==> flow/design.v <==
module binary2deg(
	input i_clk,
	input i_rst,
	input i_start,
	input[63:0] i_decimal,
	input[3:0] i_frccnt,
	output[13:0] o_deg,
	output o_finished
	);
enum {IDLE,D2B1,D2B2,SHIFT,B2D,END} state_w,state_r;
logic[13:0] deg_w,deg_r;
logic[21:0] devider_w,devider_r;
logic[34:0] tmp_w,tmp_r;
logic[63:0] decimal_w,decimal_r;
logic[21:0] binary_w,binary_r;
logic[3:0] cnt_w,cnt_r;
logic[3:0] frccnt_w,frccnt_r;
logic finished;
assign o_finished = finished;
assign o_deg = deg_r;
always@(*) begin
	deg_w = deg_r;
	devider_w = devider_r;
	tmp_w = tmp_r;
	decimal_w = decimal_r;
	binary_w = binary_r;
	cnt_w = cnt_r;
	frccnt_w = frccnt_r;
	state_w = state_r;
	finished = 0;
	case(state_r)
		IDLE: begin
			if(i_start) begin
				state_w = D2B1;
				decimal_w = i_decimal;
				frccnt_w = i_frccnt;
				tmp_w = 0;
			end
			else begin
				state_w = state_r;
				decimal_w = 0;
			end
			binary_w = 0;
			devider_w = 22'b101101000000000000000;
			finished = 0;
		end
		D2B1: begin
			if(decimal_r[3:0] < 10) begin
				tmp_w = (tmp_r >> 4)+(tmp_r >> 5)+(tmp_r >> 8)+(tmp_r >> 9)+(tmp_r >> 12)+(tmp_r >> 13)+{18'd0,decimal_r[3:0],13'd0};
				state_w = state_r;
			end
			else begin
				tmp_w = tmp_r;
				state_w = D2B2;
			end
			decimal_w = decimal_r >> 4;
		end
		D2B2: begin
			if(cnt_r == (frccnt_r - 1)) begin
				state_w = SHIFT;
				cnt_w = 0;
			end
			else begin
				state_w = state_r;
				cnt_w = cnt_r + 1;
			end
			tmp_w = (tmp_r >> 4)+(tmp_r >> 5)+(tmp_r >> 8)+(tmp_r >> 9)+(tmp_r >> 12)+(tmp_r >> 13)+{18'd0,decimal_r[3:0],13'd0};
			decimal_w = decimal_r >> 4;
		end
		SHIFT: begin
			tmp_w = (tmp_r << 3) + (tmp_r << 1);
			if(cnt_r == (frccnt_r - 2)) begin
				state_w = B2D;
				binary_w = tmp_w[21:0];
				cnt_w = 0;
			end
			else begin
				state_w = state_r;
				cnt_w = cnt_r + 1;
			end
		end
		B2D: begin
			if(cnt_r == 13) begin
				state_w = END;
				cnt_w = 0;
			end
			else begin
				state_w = state_r;
				cnt_w = cnt_r + 1;
			end
			if(binary_r < devider_r) begin
				deg_w = {deg_r[12:0],1'b0};
				binary_w = binary_r;
			end
			else begin
				deg_w = {deg_r[12:0],1'b1};
				binary_w = binary_r - devider_r;
			end
			devider_w = devider_r >> 1;
			finished = 0;
		end
		END: begin
			finished = 1;
			state_w = IDLE;
		end
	endcase
end
always@(posedge i_clk or negedge i_rst) begin
	if(!i_rst) begin
		devider_r <= 22'b0101101000000000000000;
		binary_r <= 0;
		deg_r <= 0;
		cnt_r <= 0;
		state_r <= IDLE;
		decimal_r <= 64'd0;
		tmp_r <= 35'd0;
		frccnt_r <= 0;
	end
	else begin
		devider_r <= devider_w;
		binary_r <= binary_w;
		deg_r <= deg_w;
		cnt_r <= cnt_w;
		state_r <= state_w;
		decimal_r <= decimal_w;
		tmp_r <= tmp_w;
		frccnt_r <= frccnt_w;
	end
end
endmodule
module synchro(
	input i_clk,
	input i_rst,
	input i_write,
	input[7:0] i_char,
	output o_full,
	output o_check,
	output[14 - 1:0] o_deg
	);
integer i;
enum {IDLE,IDT,DATA,DEG,CHECK} state_w,state_r;
logic[7:0] cnt_w,cnt_r;
logic[7:0] char_w[7:0],char_r[7:0];
logic[2:0] r_w,r_r,w_w,w_r;
logic[7:0] char;
logic[7:0] check_w,check_r;
logic[7:0] checksum_w,checksum_r,tmp;
logic check;
logic[23:0] SI_w,SI_r;
logic[3:0] pos;
enum {INT,FRC} dstate_w,dstate_r;
logic[63:0] decimal_w,decimal_r;
logic[13:0] deg,deg_w,deg_r;
logic[3:0] frccnt_w,frccnt_r;
logic finished;
binary2deg xbinary2deg(.i_clk(i_clk),.i_rst(i_rst),.i_start(check && (pos == 1)),.i_decimal(decimal_r),.i_frccnt(frccnt_r),.o_deg(deg),.o_finished(finished));
assign o_full = ((w_r + 1) == r_r)? 1 : 0;
assign o_check = check;
assign o_deg = deg_r;
always@(*) begin
	for(i = 0; i < 8; i = i + 1) begin
		char_w[i] = char_r[i];
	end
	if(i_write) begin
		w_w = w_r + 1;
		char_w[w_r] = i_char;
	end
	else begin
		w_w = w_r;
	end
	if(w_r != r_r) begin
		char = char_r[r_r];
		r_w = r_r + 1;
	end
	else begin
		char = 0;
		r_w = r_r;
	end
end
always@(*) begin
	pos = 0;
	case(SI_r)
		{"H","D","G"} : begin
			pos = 1;
		end
		{"H","D","T"} : begin
			pos = 1;
		end
	endcase
end
always@(*) begin
	if(finished)
		deg_w = deg;
	else
		deg_w = deg_r;
end
always@(*) begin
	check = 0;
	checksum_w = checksum_r;
	SI_w = SI_r;
	decimal_w = decimal_r;
	tmp = 0;
	frccnt_w = frccnt_r;
	state_w = state_r;
	dstate_w = dstate_r;
	cnt_w = cnt_r;
	check_w = check_r;
	if(w_r != r_r) begin
		case(state_r)
			IDLE: begin
				check_w = 0;
				decimal_w = 0;
				frccnt_w = 0;
				dstate_w = INT;
				if(char == "$") begin
					state_w = IDT;
				end
				else begin
					state_w = state_r;
				end
				cnt_w = 0;
			end
			IDT: begin
				if(cnt_r == 4) begin
					state_w = DATA;
					cnt_w = 0;
					SI_w = (SI_r << 8) + {16'd0,char};
				end
				else if(cnt_r > 1) begin
					state_w = state_r;
					cnt_w = cnt_r + 1;
					SI_w = (SI_r << 8) + {16'd0,char};
				end
				else begin
					state_w = state_r;
					SI_w = SI_r;
					cnt_w = cnt_r + 1;
				end
				check_w = check_r ^ char;
			end
			DATA: begin
				if(char == "*") begin
					state_w = CHECK;
					cnt_w = 0;
					check_w = check_r;
				end
				else if(char == ",") begin
					cnt_w = cnt_r + 1;
					check_w = check_r ^ char;
					if(cnt_r == (pos - 1)) begin
						state_w = DEG;
					end
					else begin
						state_w = state_r;
					end
				end
				else begin
					state_w = state_r;
					cnt_w = cnt_r;
					check_w = check_r ^ char;
				end
			end
			DEG: begin
				tmp = char - "0";
				if(char == ".") begin
					dstate_w = FRC;
					state_w = state_r;
					cnt_w = cnt_r;
					frccnt_w = frccnt_r;
					decimal_w = (decimal_r << 4) + {60'd0,tmp[3:0]};
				end
				else if(char == ",") begin
					dstate_w = INT;
					state_w = DATA;
					cnt_w = cnt_r;
					frccnt_w = frccnt_r;
					decimal_w = decimal_r;
				end
				else begin
					state_w = state_r;
					dstate_w = dstate_r;
					cnt_w = cnt_r;
					decimal_w = (decimal_r << 4) + {60'd0,tmp[3:0]};
					if(dstate_r == FRC) begin
						frccnt_w = frccnt_r;
					end
					else begin
						frccnt_w = frccnt_r + 1;
					end
				end
				check_w = check_r ^ char;
			end
			CHECK: begin
				if(char == 8'hd) begin
					state_w = IDLE;
					cnt_w = 0;
					if(check_r == checksum_r) begin
						check = 1;
					end
					else begin
						check = 0;
					end
				end
				else begin
					if((char > "/") && (char < ":")) begin
						tmp = char - "0";
						checksum_w = cnt_r == 0 ? {tmp[3:0],4'd0} : {checksum_r[7:4],tmp[3:0]};
					end
					else if((char > "@") && (char < "G")) begin
						tmp = char - "A" + 8'd10;
						checksum_w = cnt_r == 0 ? {tmp[3:0],4'd0} : {checksum_r[7:4],tmp[3:0]};
					end
					else begin
						checksum_w = checksum_r;
					end
					cnt_w = cnt_r + 1;
				end
			end
		endcase
	end
	else begin
		state_w = state_r;
		cnt_w = cnt_r;
		checksum_w = checksum_r;
		check_w = check_r;
	end
end
always@(posedge i_clk or negedge i_rst) begin
	if(!i_rst) begin
		state_r <= IDLE;
		dstate_r <= INT;
		cnt_r <= 0;
		deg_r <= 0;
		checksum_r <= 0;
		check_r <= 0;
		SI_r <= 0;
		r_r <= 0;
		w_r <= 0;
		decimal_r <= 0;
		frccnt_r <= 0;
		for(i = 0; i < 8; i = i + 1) begin
			char_r[i] <= 0;
		end
	end
	else begin
		state_r <= state_w;
		dstate_r <= dstate_w;
		cnt_r <= cnt_w;
		deg_r <= deg_w;
		checksum_r <= checksum_w;
		check_r <= check_w;
		SI_r <= SI_w;
		r_r <= r_w;
		w_r <= w_w;
		decimal_r <= decimal_w;
		frccnt_r <= frccnt_w;
		for(i = 0; i < 8; i = i + 1) begin
			char_r[i] <= char_w[i];
		end
	end
end
endmodule
Subject: tool reports on synchro

Hi,

Step by step through the tools: synchro
Module synchro before and after one edit of its RTL, step after step.
"orig" refers to lines of the RTL above, "edited" to lines of the edited file.
"change": "edited" minus "orig" as printed here. "rel_change_pct": 100 x difference / "orig".
Cell names lack the library's common part.
{"block": "setup", "design": "synchro", "clock": "i_clk", "lib": "sky130hd", "pvt_corner": "tt_025C_1v80"}

The edit
The edit as a unified diff against the file above.
The edit is scripted: it alters the design's behaviour and was not made to optimise anything.
begin of diff
@@ -65,5 +65,5 @@
 				cnt_w = cnt_r + 1;
 			end
-			tmp_w = (tmp_r >> 4)+(tmp_r >> 5)+(tmp_r >> 8)+(tmp_r >> 9)+(tmp_r >> 12)+(tmp_r >> 13)+{18'd0,decimal_r[3:0],13'd0};
+			tmp_w = (tmp_r >> 4)+(tmp_r >> 5)+(tmp_r >> 8)+(tmp_r >> 9)+(tmp_r >> 12)+(tmp_r >> 13)-{18'd0,decimal_r[3:0],13'd0};
 			decimal_w = decimal_r >> 4;
 		end
end of diff

Word level
Source: Yosys, flattened and elaborated. Widths are those after wreduce. Registers that Yosys merges into a memory's read port (data or address) are not register bits. Print and check cells do not count. Equal cells are merged and count once.
{"block": "bits", "item": "register_bits", "orig": 461, "edited": 461, "change": 0, "rel_change_pct": 0.00}
{"block": "op_classes", "item": "addsub", "orig": 21, "edited": 22, "change": 1, "rel_change_pct": 4.76}
{"block": "op_classes", "item": "cmp", "orig": 7, "edited": 7, "change": 0, "rel_change_pct": 0.00}
{"block": "op_classes", "item": "eq_ne", "orig": 59, "edited": 59, "change": 0, "rel_change_pct": 0.00}
{"block": "op_classes", "item": "muxes", "orig": 69, "edited": 69, "change": 0, "rel_change_pct": 0.00}
{"block": "op_classes", "item": "n_logic", "orig": 10, "edited": 10, "change": 0, "rel_change_pct": 0.00}
{"block": "op_classes", "item": "n_reduce_logical", "orig": 52, "edited": 52, "change": 0, "rel_change_pct": 0.00}
{"block": "ops", "operator": "subtractor 35 x 17 -> 35 bit", "orig": 0, "edited": 1, "change": 1}
Unchanged operator kinds not shown: 84.

Longest topological paths
Depth = most cells in a row (Yosys ltp): at word level without a register or memory, in the mapped netlist without a sequential cell, where the memories' decode and read muxes count.
{"block": "depth", "item": "depth_word", "orig": 10, "edited": 10, "change": 0, "rel_change_pct": 0.00}
{"block": "depth", "item": "ABC_AREA", "orig": "0", "edited": "0"}
{"block": "depth", "item": "depth_mapped", "orig": 26, "edited": 38, "change": 12, "rel_change_pct": 46.15}

Synthesis result
Source: synth_stat.txt of the flow (Yosys; design flattened, memories mapped). It holds for the ABC_AREA given above (unset counts as 0); a run with the other value may have another netlist.
{"block": "synth_totals", "item": "mapped_cells", "orig": 2650, "edited": 2763, "change": 113, "rel_change_pct": 4.26}
{"block": "synth_totals", "item": "area_um2", "orig": 24661.2, "edited": 25210.4, "change": 549.2, "rel_change_pct": 2.23}
{"block": "synth_totals", "item": "ff_cells", "orig": 376, "edited": 376, "change": 0, "rel_change_pct": 0.00}
{"block": "synth_totals", "item": "n_buf", "orig": 122, "edited": 117, "change": -5, "rel_change_pct": -4.10}
{"block": "types", "cell_type": "nand2_1", "orig": 324, "edited": 408, "change": 84, "rel_change_pct": 25.93}
{"block": "types", "cell_type": "o21ai_1", "orig": 25, "edited": 80, "change": 55, "rel_change_pct": 220.00}
{"block": "types", "cell_type": "ha_1", "orig": 148, "edited": 174, "change": 26, "rel_change_pct": 17.57}
{"block": "types", "cell_type": "mux2_2", "orig": 121, "edited": 95, "change": -26, "rel_change_pct": -21.49}
{"block": "types", "cell_type": "clkbuf_1", "orig": 87, "edited": 67, "change": -20, "rel_change_pct": -22.99}
{"block": "types", "cell_type": "xnor2_1", "orig": 69, "edited": 88, "change": 19, "rel_change_pct": 27.54}
{"block": "types", "cell_type": "nand3_1", "orig": 61, "edited": 47, "change": -14, "rel_change_pct": -22.95}
{"block": "types", "cell_type": "a221oi_1", "orig": 20, "edited": 7, "change": -13, "rel_change_pct": -65.00}
{"block": "types", "cell_type": "o21bai_1", "orig": 7, "edited": 19, "change": 12, "rel_change_pct": 171.43}
{"block": "types", "cell_type": "a21oi_1", "orig": 192, "edited": 202, "change": 10, "rel_change_pct": 5.21}
{"block": "types", "cell_type": "nor3_1", "orig": 42, "edited": 32, "change": -10, "rel_change_pct": -23.81}
{"block": "types", "cell_type": "inv_1", "orig": 205, "edited": 196, "change": -9, "rel_change_pct": -4.39}
{"block": "types", "cell_type": "nor2_1", "orig": 137, "edited": 128, "change": -9, "rel_change_pct": -6.57}
{"block": "types", "cell_type": "and3_1", "orig": 79, "edited": 70, "change": -9, "rel_change_pct": -11.39}
{"block": "types", "cell_type": "xor2_1", "orig": 36, "edited": 44, "change": 8, "rel_change_pct": 22.22}
{"block": "types", "cell_type": "or2_2", "orig": 2, "edited": 10, "change": 8, "rel_change_pct": 400.00}
{"block": "types", "cell_type": "a41oi_1", "orig": 7, "edited": 0, "change": -7, "rel_change_pct": -100.00}
{"block": "types", "cell_type": "a211oi_1", "orig": 20, "edited": 26, "change": 6, "rel_change_pct": 30.00}
Unchanged cell types not shown: 12.
Not every row of either side is listed.
By module: a second synthesis without flattening, with its own total; a netlist apart from the flattened one above.
{"block": "unflattened", "item": "hier_cells", "orig": 2468, "edited": 2592, "change": 124, "rel_change_pct": 5.02}
{"block": "unflattened", "item": "hier_area_um2", "orig": 24424.7, "edited": 25214.2, "change": 789.5, "rel_change_pct": 3.23}
Rows give one instance, submodules left out.
{"block": "by_module_orig", "mod": "binary2deg", "instances": 1, "cells": 1692, "area_um2": 15004.4}
{"block": "by_module_orig", "mod": "synchro", "instances": 1, "cells": 776, "area_um2": 9420.3}
{"block": "by_module_edited", "mod": "binary2deg", "instances": 1, "cells": 1847, "area_um2": 15802.7}
{"block": "by_module_edited", "mod": "synchro", "instances": 1, "cells": 745, "area_um2": 9411.5}

Path before layout
OpenSTA on the mapped netlist: ideal clock, no wires. The path of least setup slack (recovery checks aside). Input and output delay are each 20% of the period. Register names are those of the netlist, which keeps one name where synthesis merged equal registers.
{"block": "synth_timing", "item": "path_kind", "orig": "register -> register", "edited": "register -> register"}
{"block": "synth_timing", "item": "from", "orig": "register xbinary2deg.tmp_r[5]", "edited": "register xbinary2deg.tmp_r[5]"}
{"block": "synth_timing", "item": "to", "orig": "register xbinary2deg.tmp_r[31]", "edited": "register xbinary2deg.tmp_r[30]"}
{"block": "synth_timing", "item": "clock_period_ps", "orig": 10000, "edited": 10000, "change": 0, "rel_change_pct": 0.00}
{"block": "synth_timing", "item": "setup_ps", "orig": 137, "edited": 126, "change": -11}
{"block": "synth_timing", "item": "t_arrival_ps", "orig": 5801, "edited": 7447, "change": 1646, "rel_change_pct": 28.37}
{"block": "synth_timing", "item": "required_ps", "orig": 9863, "edited": 9874, "change": 11, "rel_change_pct": 0.11}
{"block": "synth_timing", "item": "setup_slack_ps", "orig": 4063, "edited": 2428, "change": -1635}
{"block": "synth_timing", "item": "path_delay_ps", "orig": 5938, "edited": 7573, "change": 1635, "rel_change_pct": 27.53}
{"block": "synth_timing", "item": "stages", "orig": 27, "edited": 38, "change": 11, "rel_change_pct": 40.74}
{"block": "synth_timing", "item": "path_buffers", "orig": 0, "edited": 0, "change": 0}
{"block": "synth_timing", "item": "period_less_setup_slack_ps", "orig": 5937, "edited": 7572, "change": 1635, "rel_change_pct": 27.54}
"path_delay_ps" = arrival - input delay + setup time.
"stages" counts driving pins, that of a launching flip-flop among them; a cell with two outputs on the path counts twice.
"period_less_setup_slack_ps" = period - worst setup slack (recovery checks aside). The figure is calculated, with input and output delays left at 20% of the set period.
The rows between start and end are the longest chain of elaborated cells between them; the timing report does not say that the signal goes this way. Where chains are equally long, one stands for them.
Each line given opens the expression or statement behind the cell; cells for indexed reads and writes are added by Yosys, which also makes memories of some case tables.
{"block": "synth_via_orig", "path_cell_list": "dfrtp_1 -> ha_1 -> inv_1 -> fa_1 -> nand2b_1 -> a21oi_1 -> a21oi_1 -> o21ai_1 -> o31ai_1 -> o41ai_1 -> a21oi_1 -> xnor2_1 -> fa_1 -> inv_1 -> fa_1 -> fa_1 -> inv_1 -> ha_1 -> nand2_1 -> o21ai_0 -> o2111ai_1 -> or2_2 -> o211ai_1 -> a31oi_1 -> a2111oi_0 -> or3_1 -> o211ai_1", "elab_chain_cells": 8, "cone_cells": 9}
{"block": "synth_rtl_orig", "item": "start: declaration", "line": 13, "rtl": "logic[34:0] tmp_w,tmp_r;"}
{"block": "synth_rtl_orig", "item": "start: assignment", "line": 116, "rtl": "tmp_r <= 35'd0;"}
{"block": "synth_rtl_orig", "item": "start: assignment", "line": 126, "rtl": "tmp_r <= tmp_w;"}
{"block": "synth_rtl_orig", "item": "adder 31 x 30 -> 32 bit", "line": 49, "rtl": "tmp_w = (tmp_r >> 4)+(tmp_r >> 5)+(tmp_r >> 8)+(tmp_r >> 9)+(tmp_r >> 12)+(tmp_r >> 13)+{18'd0,decimal_r[3:0], ..."}
{"block": "synth_rtl_orig", "item": "adder 35 x 27 -> 35 bit", "line": 49}
{"block": "synth_rtl_orig", "item": "adder 35 x 26 -> 35 bit", "line": 49}
{"block": "synth_rtl_orig", "item": "adder 35 x 23 -> 35 bit", "line": 49}
{"block": "synth_rtl_orig", "item": "adder 35 x 22 -> 35 bit", "line": 49}
{"block": "synth_rtl_orig", "item": "adder 35 x 17 -> 35 bit", "line": 49}
{"block": "synth_rtl_orig", "item": "2-to-1 mux 35 bit", "line": 48, "rtl": "if(decimal_r[3:0] < 10) begin"}
{"block": "synth_rtl_orig", "item": "case mux 35 bit (select 4 bit)", "line": 31, "rtl": "case(state_r)"}
{"block": "synth_rtl_orig", "item": "end: assignment", "line": 116}
{"block": "synth_rtl_orig", "item": "end: assignment", "line": 126}
{"block": "synth_rtl_orig", "item": "end: declaration", "line": 13}
{"block": "synth_via_edited", "path_cell_list": "dfrtp_1 -> ha_1 -> inv_1 -> fa_1 -> nor2b_1 -> o31a_1 -> o31ai_1 -> nor4b_1 -> o31ai_1 -> o21ai_0 -> nand2b_1 -> a21oi_1 -> xnor2_1 -> fa_1 -> fa_1 -> inv_1 -> fa_1 -> inv_1 -> (+2 left out) -> inv_1 -> nand3_1 -> or2_2 -> o32ai_1 -> o21ai_0 -> nand2b_1 -> a21o_1 -> a21oi_1 -> xnor2_1 -> ha_1 -> nor3_1 -> o221ai_1 -> o21a_1 -> a221o_1 -> o21a_1 -> or3_1 -> a32oi_1 -> a21oi_1", "elab_chain_cells": 8, "cone_cells": 10}
{"block": "synth_rtl_edited", "item": "start: declaration", "line": 13, "rtl": "logic[34:0] tmp_w,tmp_r;"}
{"block": "synth_rtl_edited", "item": "start: assignment", "line": 116, "rtl": "tmp_r <= 35'd0;"}
{"block": "synth_rtl_edited", "item": "start: assignment", "line": 126, "rtl": "tmp_r <= tmp_w;"}
{"block": "synth_rtl_edited", "item": "adder 31 x 30 -> 32 bit", "line": 49, "rtl": "tmp_w = (tmp_r >> 4)+(tmp_r >> 5)+(tmp_r >> 8)+(tmp_r >> 9)+(tmp_r >> 12)+(tmp_r >> 13)+{18'd0,decimal_r[3:0], ..."}
{"block": "synth_rtl_edited", "item": "adder 35 x 27 -> 35 bit", "line": 49}
{"block": "synth_rtl_edited", "item": "adder 35 x 26 -> 35 bit", "line": 49}
{"block": "synth_rtl_edited", "item": "adder 35 x 23 -> 35 bit", "line": 49}
{"block": "synth_rtl_edited", "item": "adder 35 x 22 -> 35 bit", "line": 49}
{"block": "synth_rtl_edited", "item": "adder 35 x 17 -> 35 bit", "line": 49}
{"block": "synth_rtl_edited", "item": "2-to-1 mux 35 bit", "line": 48, "rtl": "if(decimal_r[3:0] < 10) begin"}
{"block": "synth_rtl_edited", "item": "case mux 35 bit (select 4 bit)", "line": 31, "rtl": "case(state_r)"}
{"block": "synth_rtl_edited", "item": "end: assignment", "line": 116}
{"block": "synth_rtl_edited", "item": "end: assignment", "line": 126}
{"block": "synth_rtl_edited", "item": "end: declaration", "line": 13}

Timing after layout
From the final timing report of the runs of pair 1: the path of least setup slack in the routed layout; clock arrival at registers is part of the times.
The path's times are printed in steps of 10 ps; the period is the one set.
{"block": "layout_timing", "item": "path_kind", "orig": "register -> output", "edited": "register -> register"}
{"block": "layout_timing", "item": "from", "orig": "register r_r[1]", "edited": "register xbinary2deg.tmp_r[5]"}
{"block": "layout_timing", "item": "to", "orig": "output port o_check", "edited": "register xbinary2deg.tmp_r[31]"}
{"block": "layout_timing", "item": "clock_period_ps", "orig": 10000, "edited": 10000, "change": 0, "rel_change_pct": 0.00}
{"block": "layout_timing", "item": "out_delay_ps", "orig": 2000}
{"block": "layout_timing", "item": "setup_ps", "edited": 110}
{"block": "layout_timing", "item": "t_arrival_ps", "orig": 4880, "edited": 9280, "change": 4400, "rel_change_pct": 90.16}
{"block": "layout_timing", "item": "required_ps", "orig": 8000, "edited": 10440, "change": 2440, "rel_change_pct": 30.50}
{"block": "layout_timing", "item": "setup_slack_ps", "orig": 3120, "edited": 1160, "change": -1960}
{"block": "layout_timing", "item": "stages", "orig": 14, "edited": 35, "change": 21, "rel_change_pct": 150.00}
{"block": "layout_timing", "item": "path_buffers", "orig": 1, "edited": 0, "change": -1, "rel_change_pct": -100.00}
The rows between start and end are the longest chain of elaborated cells between them; the timing report does not say that the signal goes this way. Where chains are equally long, one stands for them.
{"block": "layout_via_orig", "path_cell_list": "dfrtp_1 -> inv_1 -> ha_1 -> a222oi_1 -> a21oi_1 -> a221oi_1 -> a21oi_1 -> nand2_1 -> inv_1 -> ha_1 -> and4_1 -> nand3b_1 -> nor2b_1 -> clkdlybuf4s50_1", "elab_chain_cells": 7, "cone_cells": 15}
{"block": "layout_rtl_orig", "item": "start: declaration", "line": 144, "rtl": "logic[2:0] r_w,r_r,w_w,w_r;"}
{"block": "layout_rtl_orig", "item": "start: assignment", "line": 337, "rtl": "r_r <= 0;"}
{"block": "layout_rtl_orig", "item": "start: assignment", "line": 353, "rtl": "r_r <= r_w;"}
{"block": "layout_rtl_orig", "item": "== test 3 bit", "line": 172, "rtl": "char = char_r[r_r];"}
{"block": "layout_rtl_orig", "item": "case mux 8 bit (select 8 bit)", "line": 172}
{"block": "layout_rtl_orig", "item": "2-to-1 mux 8 bit", "line": 171, "rtl": "if(w_r != r_r) begin"}
{"block": "layout_rtl_orig", "item": "== test 8 x 4 -> 1 bit", "line": 294, "rtl": "if(char == 8'hd) begin"}
{"block": "layout_rtl_orig", "item": "2-to-1 mux 1 bit", "line": 294}
{"block": "layout_rtl_orig", "item": "2-to-1 mux 1 bit", "line": 209, "rtl": "case(state_r)"}
{"block": "layout_rtl_orig", "item": "2-to-1 mux 1 bit", "line": 208, "rtl": "if(w_r != r_r) begin"}
{"block": "layout_rtl_orig", "item": "end: declaration", "line": 137, "rtl": "output o_check,"}
Some nets on the timed path still bear RTL names; the line given drives or declares the net.
{"block": "layout_nets_orig", "net": "char[0]", "line": 171}
{"block": "layout_via_edited", "path_cell_list": "dfrtp_1 -> ha_1 -> inv_1 -> fa_1 -> nor2b_1 -> o31a_1 -> o31ai_1 -> nor4b_1 -> o31ai_1 -> o21ai_0 -> nand2b_1 -> a21oi_1 -> xnor2_1 -> fa_1 -> fa_1 -> inv_1 -> fa_1 -> inv_1 -> ha_1 -> a21oi_1 -> o21bai_1 -> a21o_1 -> a21oi_1 -> a2bb2oi_1 -> a211oi_1 -> o31ai_1 -> nor2b_1 -> xnor2_1 -> ha_1 -> a21o_1 -> o41ai_1 -> o21ai_0 -> xnor2_1 -> o22ai_1 -> o21bai_1", "elab_chain_cells": 8, "cone_cells": 10}
{"block": "layout_rtl_edited", "item": "start: declaration", "line": 13, "rtl": "logic[34:0] tmp_w,tmp_r;"}
{"block": "layout_rtl_edited", "item": "start: assignment", "line": 116, "rtl": "tmp_r <= 35'd0;"}
{"block": "layout_rtl_edited", "item": "start: assignment", "line": 126, "rtl": "tmp_r <= tmp_w;"}
{"block": "layout_rtl_edited", "item": "adder 31 x 30 -> 32 bit", "line": 49, "rtl": "tmp_w = (tmp_r >> 4)+(tmp_r >> 5)+(tmp_r >> 8)+(tmp_r >> 9)+(tmp_r >> 12)+(tmp_r >> 13)+{18'd0,decimal_r[3:0], ..."}
{"block": "layout_rtl_edited", "item": "adder 35 x 27 -> 35 bit", "line": 49}
{"block": "layout_rtl_edited", "item": "adder 35 x 26 -> 35 bit", "line": 49}
{"block": "layout_rtl_edited", "item": "adder 35 x 23 -> 35 bit", "line": 49}
{"block": "layout_rtl_edited", "item": "adder 35 x 22 -> 35 bit", "line": 49}
{"block": "layout_rtl_edited", "item": "adder 35 x 17 -> 35 bit", "line": 49}
{"block": "layout_rtl_edited", "item": "2-to-1 mux 35 bit", "line": 48, "rtl": "if(decimal_r[3:0] < 10) begin"}
{"block": "layout_rtl_edited", "item": "case mux 35 bit (select 4 bit)", "line": 31, "rtl": "case(state_r)"}
{"block": "layout_rtl_edited", "item": "end: assignment", "line": 116}
{"block": "layout_rtl_edited", "item": "end: assignment", "line": 126}
{"block": "layout_rtl_edited", "item": "end: declaration", "line": 13}

Flow runs
Runs of the flow (Yosys, OpenROAD) on both versions; the two runs of a pair have the same settings. The constraints put input and output delay at 20% of the set period each and load the outputs with 0.01 pF.
{"block": "flow_settings_pair_1", "period_ns": 10.0, "CAP_MARGIN": 20, "CORE_MARGIN": 2, "CORE_UTILIZATION": 40, "SLEW_MARGIN": 20}
{"block": "results_pair_1", "item": "yosys_chip_area_um2", "orig": 24661.2, "edited": 25210.4, "change": 549.2, "rel_change_pct": 2.23}
{"block": "results_pair_1", "item": "final_die_area_um2", "orig": 63655.3, "edited": 65050.5, "change": 1395.2, "rel_change_pct": 2.19}
{"block": "results_pair_1", "item": "post_route_stdcell_area_um2", "orig": 27174.8, "edited": 27577.7, "change": 402.9, "rel_change_pct": 1.48}
{"block": "results_pair_1", "item": "utilization_pct", "orig": 44.3, "edited": 44.0, "change": -0.3}
{"block": "results_pair_1", "item": "timing.setup.ws_ps", "orig": 3123, "edited": 1160, "change": -1963}
{"block": "results_pair_1", "item": "timing.setup.tns_ps", "orig": 0, "edited": 0, "change": 0}
{"block": "results_pair_1", "item": "fin_hold_ws_ps", "orig": 482, "edited": 476, "change": -6}
{"block": "results_pair_1", "item": "power.total_mw", "orig": 4.509, "edited": 4.387, "change": -0.122, "rel_change_pct": -2.71}
{"block": "results_pair_1", "item": "achieved_period_ps", "orig": 6877, "edited": 8840, "change": 1963, "rel_change_pct": 28.54}
{"block": "flow_settings_pair_2", "ABC_AREA": 0, "CORE_UTILIZATION": 32, "GPL_TIMING_DRIVEN": 0, "MAX_ROUTING_LAYER": "met5", "SETUP_SLACK_MARGIN": -0.83, "period_ns": 10.6, "CAP_MARGIN": 20, "CORE_MARGIN": 2, "SLEW_MARGIN": 20}
{"block": "results_pair_2", "item": "yosys_chip_area_um2", "orig": 24661.2, "edited": 25210.4, "change": 549.2, "rel_change_pct": 2.23}
{"block": "results_pair_2", "item": "final_die_area_um2", "orig": 79301.4, "edited": 81042.7, "change": 1741.3, "rel_change_pct": 2.20}
{"block": "results_pair_2", "item": "post_route_stdcell_area_um2", "orig": 27737.9, "edited": 28473.6, "change": 735.7, "rel_change_pct": 2.65}
{"block": "results_pair_2", "item": "utilization_pct", "orig": 36.5, "edited": 36.6, "change": 0.1}
{"block": "results_pair_2", "item": "timing.setup.ws_ps", "orig": 3132, "edited": 1476, "change": -1656}
{"block": "results_pair_2", "item": "timing.setup.tns_ps", "orig": 0, "edited": 0, "change": 0}
{"block": "results_pair_2", "item": "fin_hold_ws_ps", "orig": 462, "edited": 473, "change": 11}
{"block": "results_pair_2", "item": "power.total_mw", "orig": 4.125, "edited": 4.281, "change": 0.156, "rel_change_pct": 3.78}
{"block": "results_pair_2", "item": "achieved_period_ps", "orig": 7468, "edited": 9124, "change": 1656, "rel_change_pct": 22.17}
"achieved_period_ps" is the run's clock period less its worst setup slack. It is reckoned from that one timing run; input and output delays stay at 20% of the period that was set.
By "power.total_mw" is meant OpenSTA's value without simulated activity: inputs other than the clock are taken to toggle once in ten clock periods, and the tool carries that through the logic.

Regards
